==> flow/design.v <==
module sync_fifo (
    input  wire        clk,
    input  wire        reset,
    input  wire        FIFO_WR_EN,
    input  wire        FIFO_RD_EN,
    input  wire [31:0] write_data,
    output reg  [31:0] read_data,
    output wire        FIFO_FULL,
    output wire        FIFO_EMPTY
);
    localparam DEPTH      = 16;
    localparam ADDR_WIDTH = 4;            
    localparam PTR_WIDTH  = ADDR_WIDTH + 1;  
    reg [31:0] mem [0:DEPTH-1];
    reg [PTR_WIDTH-1:0] wr_ptr;    
    reg [PTR_WIDTH-1:0] rd_ptr;
    wire [ADDR_WIDTH-1:0] wr_addr = wr_ptr[ADDR_WIDTH-1:0];
    wire [ADDR_WIDTH-1:0] rd_addr = rd_ptr[ADDR_WIDTH-1:0];
    assign FIFO_EMPTY = (wr_ptr == rd_ptr);
    assign FIFO_FULL =
        (wr_addr == rd_addr) && (wr_ptr[PTR_WIDTH-1] != rd_ptr[PTR_WIDTH-1]);
    always @(posedge clk or posedge reset) begin
        if (reset) begin
            wr_ptr <= 0;
        end else begin
            if (FIFO_WR_EN && !FIFO_FULL) begin
                mem[wr_addr] <= write_data;
                wr_ptr <= wr_ptr + 1;        
            end
        end
    end
    always @(posedge clk or posedge reset) begin
        if (reset) begin
            rd_ptr <= 0;
            read_data <= 0;
        end else begin
            if (FIFO_RD_EN && !FIFO_EMPTY) begin
                read_data <= mem[rd_addr];
                rd_ptr <= rd_ptr + 1;        
            end
        end
    end
endmodule
`timescale 1ns / 1ps
module dma_controller(
    input wire clk,
    input wire reset,
    input wire trigger,
    input wire [4:0] length,
    input wire [31:0] source_address,
    input wire [31:0] destination_add,
    input wire ARREADY,
    input wire [31:0] RDATA,
    input wire RVALID,
    input wire AWREADY,
    input wire WREADY,
    input wire BVALID,
    output reg done,
    output reg [31:0] ARADDR,
    output reg ARVALID,
    output reg RREADY,
    output reg [31:0] AWADDR,
    output reg AWVALID,
    output reg [31:0] WDATA,
    output reg WVALID,
    output reg BREADY
);
    localparam READ_IDLE = 2'b00;
    localparam READ_INIT = 2'b01;
    localparam READ_WAIT = 2'b10;
    localparam READ_DATA = 2'b11;
    localparam WRITE_IDLE = 3'b000;
    localparam WRITE_WAIT = 3'b001;
    localparam WRITE_DATA = 3'b010;
    localparam WRITE_AW_HANDSHAKE = 3'b011;
    localparam WRITE_W_HANDSHAKE = 3'b100;
    localparam WRITE_RESP = 3'b101;
    localparam WRITE_STALL = 3'b110;
    reg [1:0] read_state;
    reg [2:0] write_state;
    reg [4:0] read_count, write_count;
    reg [31:0] current_read_addr, current_write_addr;
    reg [2:0] xfer_words;    
    reg fifo_write_en, fifo_read_en;
    wire fifo_full, fifo_empty;
    wire [31:0] fifo_read_data;
    reg [31:0] fifo_write_data;
    wire read_done, write_done;
    sync_fifo fifo (
        .clk(clk),
        .reset(reset),
        .FIFO_RD_EN(fifo_read_en),
        .FIFO_WR_EN(fifo_write_en),
        .write_data(fifo_write_data),
        .read_data(fifo_read_data),
        .FIFO_FULL(fifo_full),
        .FIFO_EMPTY(fifo_empty)
    );
    assign read_done = (read_count == xfer_words) && !(xfer_words == 0);
    assign write_done = (write_count == xfer_words) && !(xfer_words == 0);
    always @(posedge clk or posedge reset) begin
        if (reset) begin
            done <= 0;
        end
        else if (read_state == READ_IDLE && trigger) begin
            done <= 0;
        end
        else begin
            done <= read_done && write_done;
        end
    end    
    always @(posedge clk or posedge reset) begin
        if (reset) begin
            read_state <= READ_IDLE;
            read_count <= 0;
            xfer_words <= 0;
            ARADDR <= 0;
            ARVALID <= 0;
            RREADY <= 1;
            fifo_write_en <= 0;
        end else begin
            case (read_state)
                READ_IDLE: begin
                    ARADDR <= 0;
                    ARVALID <= 0;
                    if (trigger) begin
                        read_count <= 0;
                        xfer_words <= length[4:2];
                        current_read_addr <= source_address;
                        read_state <= READ_INIT;
                    end    
                end
                READ_INIT: begin
                    fifo_write_en <= 0;
                    if (read_count == xfer_words) begin    
                        read_state <= READ_IDLE;
                    end
                    else if (!fifo_full) begin
                        ARADDR <= current_read_addr;
                        ARVALID <= 1;
                        read_state <= READ_WAIT;
                    end
                end
                READ_WAIT: begin
                    if (ARREADY && ARVALID) begin
                        ARVALID <= 0;
                        read_state <= READ_DATA;
                    end
                end
                READ_DATA: begin
                    if (RVALID && RREADY) begin
                        fifo_write_en <= 1;
                        fifo_write_data <= RDATA;
                        read_count <= read_count + 1;
                        current_read_addr <= current_read_addr + 4;                 
                        read_state <= READ_INIT;
                    end    
                end                      
                default: read_state <= READ_IDLE;
            endcase
        end
    end
    always @(posedge clk or posedge reset) begin
        if (reset) begin
            write_state <= WRITE_IDLE;
            write_count <= 0;
            AWADDR <= 32'b0;            
            WDATA <= 32'b0;            
            AWVALID <= 0;
            WVALID <= 0;
            BREADY <= 1;
            fifo_read_en <= 0;
        end 
        else begin
            case (write_state)
                WRITE_IDLE: begin
                    AWADDR <= 32'b0;
                    WDATA <= 32'b0;
                    AWVALID <= 0;
                    WVALID <= 0;
                    if(!fifo_empty) begin
                        write_count <= 0;
                        current_write_addr <= destination_add;
                        fifo_read_en <= 1;
                        write_state <= WRITE_WAIT;
                    end
                    else if (trigger && read_state == READ_IDLE) begin
                        write_count <= 0;
                    end
                end
                WRITE_WAIT: begin
                    fifo_read_en <= 0;
                    if (write_count == xfer_words) begin   
                        write_state <= WRITE_IDLE;
                    end    
                    else begin
                        write_state <= WRITE_DATA;
                    end
                end
                WRITE_DATA: begin
                        AWADDR <= current_write_addr;
                        AWVALID <= 1;
                        WDATA <= fifo_read_data;
                        WVALID <= 1;
                        write_state <= WRITE_AW_HANDSHAKE;
                end
                WRITE_AW_HANDSHAKE: begin
                    if(AWVALID && AWREADY) begin
                        AWVALID <= 0;
                        write_state <= WRITE_W_HANDSHAKE;
                    end
                end
                WRITE_W_HANDSHAKE: begin
                    if(WVALID && WREADY) begin
                        WVALID <= 0;
                        write_state <= WRITE_RESP;
                    end
                end
                WRITE_RESP: begin
                    if(BVALID && BREADY) begin
                        write_count <= write_count + 1;
                        current_write_addr <= current_write_addr + 4;
                        if (!fifo_empty) begin
                            fifo_read_en <= 1;
                            write_state <= WRITE_WAIT;
                        end
                        else begin
                            write_state <= WRITE_STALL;
                        end
                    end
                end
                WRITE_STALL: begin
                    if (write_count == xfer_words) begin
                        write_state <= WRITE_IDLE;
                    end
                    else if (!fifo_empty) begin
                        fifo_read_en <= 1;
                        write_state <= WRITE_WAIT;
                    end
                end
                default: write_state <= WRITE_WAIT;
            endcase 
        end
    end
endmodule  
== From RTL to reports: dma_controller ==
The steps from the RTL of dma_controller to its reports follow in flow order.
Line numbers count from 1 in the design file above.
Operators: Yosys type, input widths -> output width; for muxes data width and select width s.
A cell with -- has no value.
Set-up
  design top: dma_controller
  clock input: clk
  standard-cell library: sky130hd
  library corner: tt_025C_1v80

== After elaboration ==
Yosys after proc, flatten, opt, wreduce and memory -nomap, before mapping. Print and check cells are not counted. Equal cells are merged and count once.
Cells by class
  bitwise logic cells: 1
  reductions and logical operators: 58
  eq/ne operators: 56
  multiplexer cells: 48
  add/subtract/negate cells: 6
Operators with widths (number)
  $pmux 32 s16: 1
  $pmux 32 s2: 5
  $mux 32: 6
  $reduce_and 3->1: 22
  $add 32x3->32 const B: 2
  $eq 4x4->1 const B: 16
  $eq 4x3->1 const B: 8
  $mux 5: 5
  $pmux 3 s7: 1
  $ne 2x2->1 const B: 10
  $add 5x1->5 const B: 4
  $pmux 5 s2: 2
  $mux 3: 6
  $eq 4x2->1 const B: 4
  $reduce_and 4->1: 3
  $mux 2: 6
  $logic_and 1x1->1: 10
  $reduce_bool 2->1: 5
  $eq 5x3->1: 2
  $mux 1: 10
  $eq 3x3->1 const B: 3
  $reduce_bool 3->1: 3
  $pmux 1 s3: 3
  $reduce_and 2->1: 4
  $eq 4x1->1 const B: 2
  $logic_not 4->1: 2
  $reduce_bool 4->1: 2
  $pmux 2 s4: 1
Not listed: further kinds 15, cells in them 21.
Storage and ports
  word-level cells: 205
  register bits: 770

== Longest topological paths ==
Depth = most cells in a row (Yosys ltp): at word level without a register or memory, in the mapped netlist without a sequential cell, where the memories' decode and read muxes count.
Depth
  depth after elaboration: 5
  ABC_AREA: 0
  depth in mapped cells: 10
  depth with buffers taken out: 7

== Netlist ==
Yosys stat after the flow's synthesis: flattened, memories mapped to cells. It holds for the ABC_AREA given above (unset counts as 0); a run with the other value may have another netlist.
The area totals of this step are shown rounded.
Cells by type
  sky130_fd_sc_hd__edfxtp_1: number 608, area in all 1.83E+04 um^2
  sky130_fd_sc_hd__dfrtp_1: number 166, area in all 4.15E+03 um^2
  sky130_fd_sc_hd__nand2_1: number 226, area in all 848.314 um^2
  sky130_fd_sc_hd__a21oi_1: number 123, area in all 615.59 um^2
  sky130_fd_sc_hd__nor2_1: number 133, area in all 499.229 um^2
  sky130_fd_sc_hd__mux2i_1: number 47, area in all 470.451 um^2
  sky130_fd_sc_hd__a22oi_1: number 62, area in all 465.446 um^2
  sky130_fd_sc_hd__o21ai_0: number 86, area in all 430.413 um^2
  sky130_fd_sc_hd__xnor2_1: number 43, area in all 376.611 um^2
  sky130_fd_sc_hd__a221oi_1: number 42, area in all 367.853 um^2
  sky130_fd_sc_hd__a22o_1: number 40, area in all 350.336 um^2
  sky130_fd_sc_hd__clkbuf_1: number 91, area in all 341.578 um^2
  sky130_fd_sc_hd__xor2_1: number 35, area in all 306.544 um^2
  sky130_fd_sc_hd__nand2b_1: number 48, area in all 300.288 um^2
  sky130_fd_sc_hd__nand3_1: number 59, area in all 295.283 um^2
  sky130_fd_sc_hd__o21ai_1: number 45, area in all 225.216 um^2
  sky130_fd_sc_hd__nand4_1: number 28, area in all 175.168 um^2
  sky130_fd_sc_hd__a222oi_1: number 15, area in all 150.144 um^2
Other cell types: 55; their cells: 348.
Synthesis totals
  cell area after synthesis: 0.03116 mm^2
  flip-flops: 776
  cells in the netlist: 2245
The figures by module come from a second, unflattened synthesis with its own total; it is not the netlist above.
Unflattened totals
  cells (unflattened synthesis): 2175
  area total of the unflattened synthesis: 0.03096 mm^2
Rows give one instance, submodules left out.
Modules
  sync_fifo: cells 1316, area 0.02115 mm^2, sequential area 0.01643 mm^2, instances 1
  dma_controller: cells 859, area 0.009811 mm^2, sequential area 0.006038 mm^2, instances 1

== Path before layout ==
OpenSTA on the mapped netlist: ideal clock, no wires. The path of least setup slack (recovery checks aside). Input and output delay are each 20% of the period. Register names are those of the netlist, which keeps one name where synthesis merged equal registers.
Timing path post-synthesis
  path type: input-to-reg
  from: input reset
  to: register fifo.mem[12][0]
  data required time: 3.579 ns
  stages: 3
  data arrival time: 6.427 ns
  slack: -2.849 ns
  external input delay: 0.800 ns
  delay of the path: 6.048 ns
  clock period: 4.0 ns
  time at the first pin: 0.800 ns
  synthesis period reached: 6.849 ns
"delay of the path" is the arrival time less input delay plus setup time.
"stages": output pins that drive a net of the path, with the launching flip-flop's if there is one; two outputs of one cell count as two.
"synthesis period reached" = period - worst setup slack (recovery checks aside). The figure is calculated, with input and output delays left at 20% of the set period.
The rows between start and end are the longest chain of elaborated cells between them; the timing report does not say that the signal goes this way. Where chains are equally long, one stands for them.
Each line given opens the expression or statement behind the cell; cells for indexed reads and writes are added by Yosys, which also makes memories of some case tables.
On the way, post-synthesis
  path through: sky130_fd_sc_hd__inv_1 sky130_fd_sc_hd__nand3_1 sky130_fd_sc_hd__nor2_1
  length of the longest elaborated chain: 2
  elaborated cells between the ends (all ways): 2
  RTL lines with such cells: 0
  classes of those cells: 1 x logic; 1 x reduce/logical
RTL lines, path post-synthesis
  start, declared: line 47  | input wire reset,
  $not 1->1
  $reduce_and 3->1
  end, assigned: line 27  | mem[wr_addr] <= write_data;
  end, declared: line 14  | reg [31:0] mem [0:DEPTH-1];

== Timing after layout ==
From the final timing report of flow run 1: the path of least setup slack in the routed layout; clock arrival at registers is part of the times.
Timing path post-layout
  path type: reg-to-reg
  from: register fifo.rd_ptr[3]
  to: register fifo.mem[14][22]
  slack: 0.49 ns
  time at the first pin: 0.67 ns
  data arrival time: 3.78 ns
  data required time: 4.27 ns
  clock period: 4.0 ns
  stages: 7
The rows between start and end are the longest chain of elaborated cells between them; the timing report does not say that the signal goes this way. Where chains are equally long, one stands for them.
On the way, post-layout
  path through: sky130_fd_sc_hd__dfrtp_4 sky130_fd_sc_hd__xnor2_1 sky130_fd_sc_hd__and4_1 sky130_fd_sc_hd__a21boi_2 sky130_fd_sc_hd__nand2_1 sky130_fd_sc_hd__nor2_4 sky130_fd_sc_hd__buf_4
  length of the longest elaborated chain: 5
  elaborated cells between the ends (all ways): 5
  classes of those cells: 1 x eq/ne; 4 x reduce/logical
RTL lines, path post-layout
  start, declared: line 16  | reg [PTR_WIDTH-1:0] rd_ptr;
  start, assigned: line 34  | rd_ptr <= 0;
  start, assigned: line 39  | rd_ptr <= rd_ptr + 1;
  $eq 4x4->1: line 21  | (wr_addr == rd_addr) && (wr_ptr[PTR_WIDTH-1] != rd_ptr[PTR_WIDTH-1]);
  $logic_and 1x1->1: line 21
  $logic_not 1->1: line 26  | if (FIFO_WR_EN && !FIFO_FULL) begin
  $logic_and 1x1->1: line 26
  $reduce_and 3->1
  end, assigned: line 27  | mem[wr_addr] <= write_data;
  end, declared: line 14  | reg [31:0] mem [0:DEPTH-1];

Data sheet: physical implementation of dma_controller

Settings and measured results of 4 stored flow runs for module dma_controller (sky130hd), not sorted in any way. The constraints put input and output delay at 20% of the set period each and load the outputs with 0.01 pF.
"achieved clock period" means the clock period less the worst setup slack. The figure is calculated, with input and output delays left at 20% of the set period.
"worst setup path time" is the time allowed to the run's worst setup path (the clock period less input and output delay, where it has them) less its slack. Clock arrival times count: a late capture clock shortens it, a late launch clock lengthens it.
"power": no workload was simulated; the value follows from the tool's default switching activity.
The results are shown rounded.

Flow run 1
==> flow/run.sh <==
#!/bin/bash
# the make line also repeats the synthesis and layout settings of config.mk as NAME=value (left out here)
make -C /OpenROAD-flow-scripts/flow DESIGN_CONFIG=/design/flow/config.mk WORK_HOME=/design/flow/orfs CLKGATE_MAP_FILE= finish
==> flow/config.mk <==
export PLATFORM = sky130hd
export DESIGN_NAME = dma_controller
export DESIGN_NICKNAME = dma_controller
export VERILOG_FILES = /design/flow/design.v
export SDC_FILE = /design/flow/constraint.sdc
export NUM_CORES = 4
export LEC_CHECK = 0
export CAP_MARGIN = 20
export CELL_PAD_IN_SITES_GLOBAL_PLACEMENT = 2
export CORE_MARGIN = 10
export CORE_UTILIZATION = 24
export CTS_CLUSTER_DIAMETER = 245
export MAX_ROUTING_LAYER = met4
export MIN_ROUTING_LAYER = met2
export PLACE_DENSITY_LB_ADDON = 0.12
export SLEW_MARGIN = 35
export TNS_END_PERCENT = 70
==> flow/constraint.sdc <==
create_clock -name core_clock -period 4.0 [get_ports {clk}]
set_input_delay 0.8000 -clock core_clock [delete_from_list [all_inputs] [get_ports {clk}]]
set_output_delay 0.8000 -clock core_clock [all_outputs]
set_load 0.01 [all_outputs]

==> results of flow run 1 <==
chip area after synthesis (Yosys): 0.03116 mm^2
die area: 0.1447 mm^2
standard-cell area of the final layout: 0.03886 mm^2
utilization: 30.1%
worst setup slack after layout: 0.490 ns
total negative slack: 0.000 ns
worst hold slack: 0.450 ns
power: 26350 µW
achieved clock period: 3.510 ns
worst setup path time: 3.51 ns
worst setup path kind: reg-to-reg

Flow run 2
==> flow/run.sh <==
#!/bin/bash
# the make line also repeats the synthesis and layout settings of config.mk as NAME=value (left out here)
make -C /OpenROAD-flow-scripts/flow DESIGN_CONFIG=/design/flow/config.mk WORK_HOME=/design/flow/orfs CLKGATE_MAP_FILE= finish
==> flow/config.mk <==
export PLATFORM = sky130hd
export DESIGN_NAME = dma_controller
export DESIGN_NICKNAME = dma_controller
export VERILOG_FILES = /design/flow/design.v
export SDC_FILE = /design/flow/constraint.sdc
export NUM_CORES = 4
export LEC_CHECK = 0
export CAP_MARGIN = 20
export CORE_MARGIN = 2
export CORE_UTILIZATION = 40
export SETUP_SLACK_MARGIN = 0.09
export SLEW_MARGIN = 20
==> flow/constraint.sdc <==
create_clock -name core_clock -period 2.9 [get_ports {clk}]
set_input_delay 0.5800 -clock core_clock [delete_from_list [all_inputs] [get_ports {clk}]]
set_output_delay 0.5800 -clock core_clock [all_outputs]
set_load 0.01 [all_outputs]

==> results of flow run 2 <==
chip area after synthesis (Yosys): 0.03116 mm^2
die area: 0.08016 mm^2
standard-cell area of the final layout: 0.03808 mm^2
utilization: 49.2%
worst setup slack after layout: 0.309 ns
total negative slack: 0.000 ns
worst hold slack: 0.458 ns
power: 34630 µW
achieved clock period: 2.591 ns
worst setup path time: 2.59 ns
worst setup path kind: reg-to-reg

Flow run 3
==> flow/run.sh <==
#!/bin/bash
# the make line also repeats the synthesis and layout settings of config.mk as NAME=value (left out here)
make -C /OpenROAD-flow-scripts/flow DESIGN_CONFIG=/design/flow/config.mk WORK_HOME=/design/flow/orfs CLKGATE_MAP_FILE= finish
==> flow/config.mk <==
export PLATFORM = sky130hd
export DESIGN_NAME = dma_controller
export DESIGN_NICKNAME = dma_controller
export VERILOG_FILES = /design/flow/design.v
export SDC_FILE = /design/flow/constraint.sdc
export NUM_CORES = 4
export LEC_CHECK = 0
export CAP_MARGIN = 20
export CELL_PAD_IN_SITES_GLOBAL_PLACEMENT = 2
export CORE_MARGIN = 10
export CORE_UTILIZATION = 24
export CTS_CLUSTER_DIAMETER = 245
export GPL_ROUTABILITY_DRIVEN = 1
export GPL_TIMING_DRIVEN = 0
export HOLD_SLACK_MARGIN = 0.15
export MAX_ROUTING_LAYER = met4
export MIN_ROUTING_LAYER = met2
export PLACE_DENSITY_LB_ADDON = 0.12
export SLEW_MARGIN = 25
export TNS_END_PERCENT = 60
==> flow/constraint.sdc <==
create_clock -name core_clock -period 3.52 [get_ports {clk}]
set_input_delay 0.7040 -clock core_clock [delete_from_list [all_inputs] [get_ports {clk}]]
set_output_delay 0.7040 -clock core_clock [all_outputs]
set_load 0.01 [all_outputs]

==> results of flow run 3 <==
chip area after synthesis (Yosys): 0.03116 mm^2
die area: 0.1447 mm^2
standard-cell area of the final layout: 0.04013 mm^2
utilization: 31.0%
worst setup slack after layout: -0.006 ns
total negative slack: -0.006 ns
worst hold slack: 0.479 ns
power: 32840 µW
achieved clock period: 3.526 ns
worst setup path time: 3.53 ns
worst setup path kind: reg-to-reg

Flow run 4
==> flow/run.sh <==
#!/bin/bash
# the make line also repeats the synthesis and layout settings of config.mk as NAME=value (left out here)
make -C /OpenROAD-flow-scripts/flow DESIGN_CONFIG=/design/flow/config.mk WORK_HOME=/design/flow/orfs CLKGATE_MAP_FILE= finish
==> flow/config.mk <==
export PLATFORM = sky130hd
export DESIGN_NAME = dma_controller
export DESIGN_NICKNAME = dma_controller
export VERILOG_FILES = /design/flow/design.v
export SDC_FILE = /design/flow/constraint.sdc
export NUM_CORES = 4
export LEC_CHECK = 0
export CAP_MARGIN = 20
export CELL_PAD_IN_SITES_DETAIL_PLACEMENT = 1
export CORE_MARGIN = 2
export CORE_UTILIZATION = 40
export SLEW_MARGIN = 20
==> flow/constraint.sdc <==
create_clock -name core_clock -period 3.2 [get_ports {clk}]
set_input_delay 0.6400 -clock core_clock [delete_from_list [all_inputs] [get_ports {clk}]]
set_output_delay 0.6400 -clock core_clock [all_outputs]
set_load 0.01 [all_outputs]

==> results of flow run 4 <==
chip area after synthesis (Yosys): 0.03116 mm^2
die area: 0.08016 mm^2
standard-cell area of the final layout: 0.03754 mm^2
utilization: 48.5%
worst setup slack after layout: 0.225 ns
total negative slack: 0.000 ns
worst hold slack: 0.467 ns
power: 30990 µW
achieved clock period: 2.975 ns
worst setup path time: 2.98 ns
worst setup path kind: reg-to-reg
